==> flow/design.v <==
module ALU(
    input [31:0] A, B,
    input [2:0] ALUControl,
    output Carry, OverFlow, Zero, Negative,
    output [31:0] Result
);
    wire [31:0] B_inv;
    wire [32:0] Sum_result;
    wire is_sub;
    assign is_sub = (ALUControl == 3'b001);
    assign B_inv = is_sub ? ~B : B;
    assign Sum_result = A + B_inv + is_sub;
    reg [31:0] Result_reg;
    reg Cout_reg, OverFlow_reg;
    always @(*) begin
        Result_reg = 32'h0;
        Cout_reg = 1'b0;
        OverFlow_reg = 1'b0;
        case (ALUControl)
            3'b000: begin  
                Result_reg = Sum_result[31:0];
                Cout_reg = Sum_result[32];
                OverFlow_reg = (A[31] == B[31]) && (Result_reg[31] != A[31]);
            end
            3'b001: begin  
                Result_reg = Sum_result[31:0];
                Cout_reg = Sum_result[32];
                OverFlow_reg = (A[31] != B[31]) && (Result_reg[31] != A[31]);
            end
            3'b010: Result_reg = A & B;    
            3'b011: Result_reg = A | B;    
            3'b100: Result_reg = A ^ B;    
            3'b101: Result_reg = ($signed(A) < $signed(B)) ? 32'b1 : 32'b0;  
            3'b110: Result_reg = A << B[4:0];  
            3'b111: Result_reg = A >> B[4:0];  
            default: Result_reg = 32'h0;
        endcase
    end
    assign Result   = Result_reg;
    assign Zero     = (Result_reg == 32'b0);
    assign Negative = Result_reg[31];
    assign Carry    = Cout_reg;
    assign OverFlow = OverFlow_reg;
endmodule
`timescale 1ns / 1ps
module ALU_ft (
    input              clk,
    input              rst,
    input      [31:0]  A,
    input      [31:0]  B,
    input      [2:0]   ALUControl,
    output reg [31:0]  Result,
    output reg         Zero,
    output reg         Carry,
    output reg         OverFlow,
    output reg         Negative,
    output reg         fault_detected_out
);
    wire [31:0] alu_res;
    wire alu_z, alu_c, alu_v, alu_n;
    ALU u_alu (
        .A(A),
        .B(B),
        .ALUControl(ALUControl),
        .Result(alu_res),
        .Zero(alu_z),
        .Carry(alu_c),
        .OverFlow(alu_v),
        .Negative(alu_n)
    );
    reg [31:0] res_t1;
    reg [31:0] res_t2;
    localparam STAGE1 = 2'b00;
    localparam STAGE2 = 2'b01;
    localparam STAGE3 = 2'b10;
    reg [1:0] state;
    always @(posedge clk or negedge rst) begin
        if (!rst) begin
            state              <= STAGE1;
            fault_detected_out <= 1'b0;
            res_t1             <= 32'b0;
            res_t2             <= 32'b0;
            Result             <= 32'b0;
            Zero               <= 1'b0;
            Carry              <= 1'b0;
            OverFlow           <= 1'b0;
            Negative           <= 1'b0;
        end
        else begin
            case (state)
                STAGE1: begin
                    res_t1 <= alu_res;           
                    fault_detected_out <= 1'b0;
                    state <= STAGE2;
                end
                STAGE2: begin
                    res_t2 <= alu_res;           
                    if (res_t2 == res_t1) begin
                        Result   <= alu_res;
                        Zero     <= alu_z;
                        Carry    <= alu_c;
                        OverFlow <= alu_v;
                        Negative <= alu_n;
                        state    <= STAGE1;
                    end
                    else begin
                        fault_detected_out <= 1'b1;
                        state <= STAGE3;
                    end
                end
                STAGE3: begin
                    Result   <= alu_res;
                    Zero     <= alu_z;
                    Carry    <= alu_c;
                    OverFlow <= alu_v;
                    Negative <= alu_n;
                    state <= STAGE1;
                end
            endcase
        end
    end
endmodule
Step by step through the tools: ALU_ft
Tool output for the design above, in the order of the flow.
Line numbers count from 1 in the design file above.
Cell names lack the library's common part.
{ "inputs": {"design": "ALU_ft", "clk_port": "clk", "library": "sky130hd", "pvt_corner": "tt_025C_1v80"} }

Elaborated design
Yosys after proc, flatten, opt, wreduce and memory -nomap, before mapping. Memory bits, and registers merged into a memory's read port (data or address), are not among the register bits. Print and check cells are not counted. Equal cells are merged and count once.
{ "op_classes": {"n_addsub": 2, "compare": 1, "n_eq": 15, "shift": 2, "muxes": 19, "logic": 4, "n_reduce_logical": 12} }
{ "ops": {"columns": ["cell", "n"], "rows": [
  ["parallel mux 32 bit (select 7 bit)", 1],
  ["parallel mux 32 bit (select 2 bit)", 1],
  ["two-way mux 32 bit", 2],
  ["adder 32 x 32 -> 33 bit", 1],
  ["adder 33 x 1 -> 33 bit", 1],
  ["< comparator 32 bit", 1],
  ["equality test 32 bit", 1],
  ["AND 32 bit", 1],
  ["OR 32 bit", 1],
  ["XOR 32 bit", 1],
  ["left shift 32 x 5 -> 32 bit", 1],
  [">> shifter 32 x 5 -> 32 bit", 1],
  ["NOT 32 bit", 1],
  ["zero test 32 bit", 1],
  ["equality test 3 bit with constant B", 4],
  ["parallel mux 1 bit (select 2 bit)", 6],
  ["equality test 3 x 2 -> 1 bit with constant B", 2],
  ["OR reduction 6 bit", 1],
  ["parallel mux 2 bit (select 3 bit)", 1],
  ["two-way mux 1 bit", 6],
  ["inequality test 2 bit with constant B", 2],
  ["AND reduction 2 bit", 2],
  ["nonzero test 2 bit", 2],
  ["equality test 3 x 1 -> 1 bit with constant B", 1],
  ["zero test 3 bit", 1],
  ["nonzero test 3 bit", 1],
  ["parallel mux 1 bit (select 3 bit)", 1],
  ["inequality test 1 bit", 2]
]} }
Not listed: further kinds 7, cells in them 8.
{ "bits": {"register_bits": 103, "in_bits": 69, "word_cells": 64} }

Depth
Longest topological path by Yosys (ltp), each cell counted once; first at word level (registers and memories cut), then after technology mapping (sequential cells cut; the memories' decode and read muxes count).
{ "logic_depth": {"depth_word": 9, "ABC_AREA": 0, "depth_mapped": 21, "depth_no_buf": 16} }

Mapped cells and area
The flow's flattened synthesis, as Yosys stat reports it; memories are mapped. The netlist is that of the ABC_AREA named above (0 if unset); the other value can give another one.
{ "by_type": {"columns": ["type", "n", "type_area_um2"], "rows": [
  ["dfrtp_1", 102, 2.55E+03],
  ["ha_1", 128, 1.6E+03],
  ["mux4_2", 53, 1.19E+03],
  ["mux2_2", 74, 833.299],
  ["a21oi_1", 128, 640.614],
  ["nor2_1", 139, 521.75],
  ["mux2i_1", 51, 510.49],
  ["nand2_1", 116, 435.418],
  ["xor2_1", 45, 394.128],
  ["xnor2_1", 40, 350.336],
  ["inv_1", 90, 337.824],
  ["o21ai_0", 62, 310.298],
  ["clkbuf_1", 70, 262.752],
  ["a22oi_1", 31, 232.723],
  ["a211oi_1", 22, 165.158],
  ["nor3_1", 33, 165.158],
  ["o211ai_1", 21, 157.651],
  ["o22ai_1", 25, 156.4]
]} }
Not listed: further types 71, cells in them 315.
{ "synth_totals": {"cell_count": 1545, "mapped_area_um2": 13202.7, "sequential_area_um2": 2578.7, "flip_flops": 103, "buf_cells": 111} }
By module: a second synthesis without flattening, with its own total; a netlist apart from the flattened one above.
{ "unflattened": {"hier_cells": 1566, "area_unflattened_um2": 13938.4} }
Rows give one instance, submodules left out.
{ "by_module": {"columns": ["mod", "n_inst", "n_cells", "area_um2", "mod_seq_area_um2"], "rows": [
  ["ALU", 1, 1300, 9609.2, 0.0],
  ["ALU_ft", 1, 266, 4329.2, 2603.7]
]} }

Path before layout
OpenSTA on the mapped netlist: ideal clock, no wires. The path of least setup slack (recovery checks aside). Input and output delay are each 20% of the period. Register names are those of the netlist, which keeps one name where synthesis merged equal registers.
{ "synth_timing": {"kind": "input to register", "startpoint": "input port ALUControl[2]", "endpoint": "register Zero", "tclk_ps": 6000, "setup_time_ps": 66, "launch_ps": 1200, "arrival_ps": 6321, "required_ps": 5934, "path_slack_ps": -388, "path_delay_ps": 5187, "stages": 20, "path_buffers": 5, "synth_period_reached_ps": 6388} }
"path_delay_ps" = arrival - input delay + setup time.
"stages": output pins that drive a net of the path, with the launching flip-flop's if there is one; two outputs of one cell count as two.
"synth_period_reached_ps" = period - worst setup slack (recovery checks aside). The figure is calculated, with input and output delays left at 20% of the set period.
Between the ends stands the longest chain of elaborated cells between them, by number of cells; it is not shown to be the way that was timed. Of several equally long chains one is given.
Each line given opens the expression or statement behind the cell; cells for indexed reads and writes are added by Yosys, which also makes memories of some case tables.
A register here has more assigning lines than the two given.
{ "synth_between": {"cell_sequence": "buf_2 > or2_1 > clkbuf_1 > clkbuf_1 > clkbuf_1 > nor2_1 > clkbuf_1 > xnor2_1 > ha_1 > a21o_1 > a2111oi_4 > a211oi_2 > a221o_1 > a41o_1 > xor2_1 > o21a_1 > or4_1 > or4_1 > nor4b_2 > a41o_1", "elab_chain_cells": 8, "cells_between": 16} }
{ "synth_rtl": {"columns": ["item", "line", "text"], "rows": [
  ["from (decl)", 51, "input      [2:0]   ALUControl,"],
  ["equality test 3 x 1 -> 1 bit", 10, "assign is_sub = (ALUControl == 3'b001);"],
  ["two-way mux 32 bit", 11, "assign B_inv = is_sub ? ~B : B;"],
  ["adder 32 x 32 -> 33 bit", 12, "assign Sum_result = A + B_inv + is_sub;"],
  ["adder 33 x 1 -> 33 bit", 12, null],
  ["parallel mux 32 bit (select 7 bit)", 19, "case (ALUControl)"],
  ["zero test 32 bit", 40, "assign Zero     = (Result_reg == 32'b0);"],
  ["two-way mux 1 bit", 98, "if (res_t2 == res_t1) begin"],
  ["parallel mux 1 bit (select 2 bit)", 90, "case (state)"],
  ["to (assign)", 100, "Zero     <= alu_z;"],
  ["to (assign)", 113, "Zero     <= alu_z;"],
  ["to (decl)", 53, "output reg         Zero,"]
]} }

Worst path after layout
From the final timing report of entry B: the path of least setup slack in the routed layout; clock arrival at registers is part of the times.
The path's times are printed in steps of 10 ps; the period is the one set.
{ "layout_timing": {"kind": "input to register", "startpoint": "input port ALUControl[1]", "endpoint": "register Zero", "tclk_ps": 5660, "setup_time_ps": 60, "launch_ps": 1130, "arrival_ps": 5740, "required_ps": 5950, "path_slack_ps": 210, "stages": 17, "path_buffers": 2} }
Between the ends stands the longest chain of elaborated cells between them, by number of cells; it is not shown to be the way that was timed. Of several equally long chains one is given.
A register here has more assigning lines than the two given.
{ "layout_between": {"cell_sequence": "clkdlybuf4s50_1 > or2_1 > nor2_4 > buf_12 > xnor2_1 > ha_1 > a21oi_1 > o21ai_2 > a2111o_1 > a221o_1 > a41o_1 > xor2_1 > o21a_1 > or4_1 > or4_1 > nor4b_2 > a41o_1", "elab_chain_cells": 8, "cells_between": 16} }
{ "layout_rtl": {"columns": ["item", "line", "text"], "rows": [
  ["from (decl)", 51, "input      [2:0]   ALUControl,"],
  ["equality test 3 x 1 -> 1 bit", 10, "assign is_sub = (ALUControl == 3'b001);"],
  ["two-way mux 32 bit", 11, "assign B_inv = is_sub ? ~B : B;"],
  ["adder 32 x 32 -> 33 bit", 12, "assign Sum_result = A + B_inv + is_sub;"],
  ["adder 33 x 1 -> 33 bit", 12, null],
  ["parallel mux 32 bit (select 7 bit)", 19, "case (ALUControl)"],
  ["zero test 32 bit", 40, "assign Zero     = (Result_reg == 32'b0);"],
  ["two-way mux 1 bit", 98, "if (res_t2 == res_t1) begin"],
  ["parallel mux 1 bit (select 2 bit)", 90, "case (state)"],
  ["to (assign)", 100, "Zero     <= alu_z;"],
  ["to (assign)", 113, "Zero     <= alu_z;"],
  ["to (decl)", 53, "output reg         Zero,"]
]} }

Lab notebook: ALU_ft

ALU_ft through Yosys and OpenROAD on sky130hd: 3 stored runs, unordered, with their settings and measured results. The constraints put input and output delay at 20% of the set period each and load the outputs with 0.01 pF.
"achieved_period_ps" is the run's clock period less its worst setup slack. It is reckoned from that one timing run; input and output delays stay at 20% of the period that was set.
"worst_path_time_ps": the worst setup path's part of the clock period (all of it between registers, 20% less for each end at a port) less its slack. A launch clock that arrives late makes it longer, a capture clock that arrives late makes it shorter.
"final_power_uw": no workload was simulated; the value follows from the tool's default switching activity.
"worst_path_time_ps" is given in steps of 10 ps.
[
  {
    "run": "entry A",
    "settings": { "CAP_MARGIN": 30, "CELL_PAD_IN_SITES_GLOBAL_PLACEMENT": 2, "CORE_UTILIZATION": 55, "CTS_CLUSTER_DIAMETER": 66, "CTS_CLUSTER_SIZE": 62, "MAX_ROUTING_LAYER": "met4", "PLACE_DENSITY_LB_ADDON": 0.15, "SLEW_MARGIN": 30, "period_ns": 3.15, "CORE_MARGIN": 2 },
    "outcome": "no results, placement failed with FLW-0024"
  },
  {
    "run": "entry B",
    "settings": { "CAP_MARGIN": 30, "SETUP_SLACK_MARGIN": -0.52, "SLEW_MARGIN": 30, "period_ns": 5.66, "CORE_MARGIN": 2, "CORE_UTILIZATION": 40 },
    "results": { "post_synth_area_um2": 13202.7, "design_die_area_um2": 34475.2, "layout_stdcell_area_um2": 15854.0, "finish.utilization_frac": 0.487, "final_setup_ws_ps": 208, "total_negative_slack_ps": 0, "final_power_uw": 2693, "achieved_period_ps": 5452, "worst_path_time_ps": 4320, "worstPathKind": "input to register" }
  },
  {
    "run": "entry C",
    "settings": { "CAP_MARGIN": 30, "CELL_PAD_IN_SITES_GLOBAL_PLACEMENT": 2, "CORE_UTILIZATION": 24, "MAX_ROUTING_LAYER": "met4", "PLACE_DENSITY_LB_ADDON": 0.15, "SLEW_MARGIN": 30, "period_ns": 3.15, "CORE_MARGIN": 2 },
    "results": { "post_synth_area_um2": 13202.7, "design_die_area_um2": 56903.7, "layout_stdcell_area_um2": 20990.1, "finish.utilization_frac": 0.388, "final_setup_ws_ps": -1346, "total_negative_slack_ps": -38432, "final_power_uw": 6095, "achieved_period_ps": 4496, "worst_path_time_ps": 3870, "worstPathKind": "input to register" }
  }
]
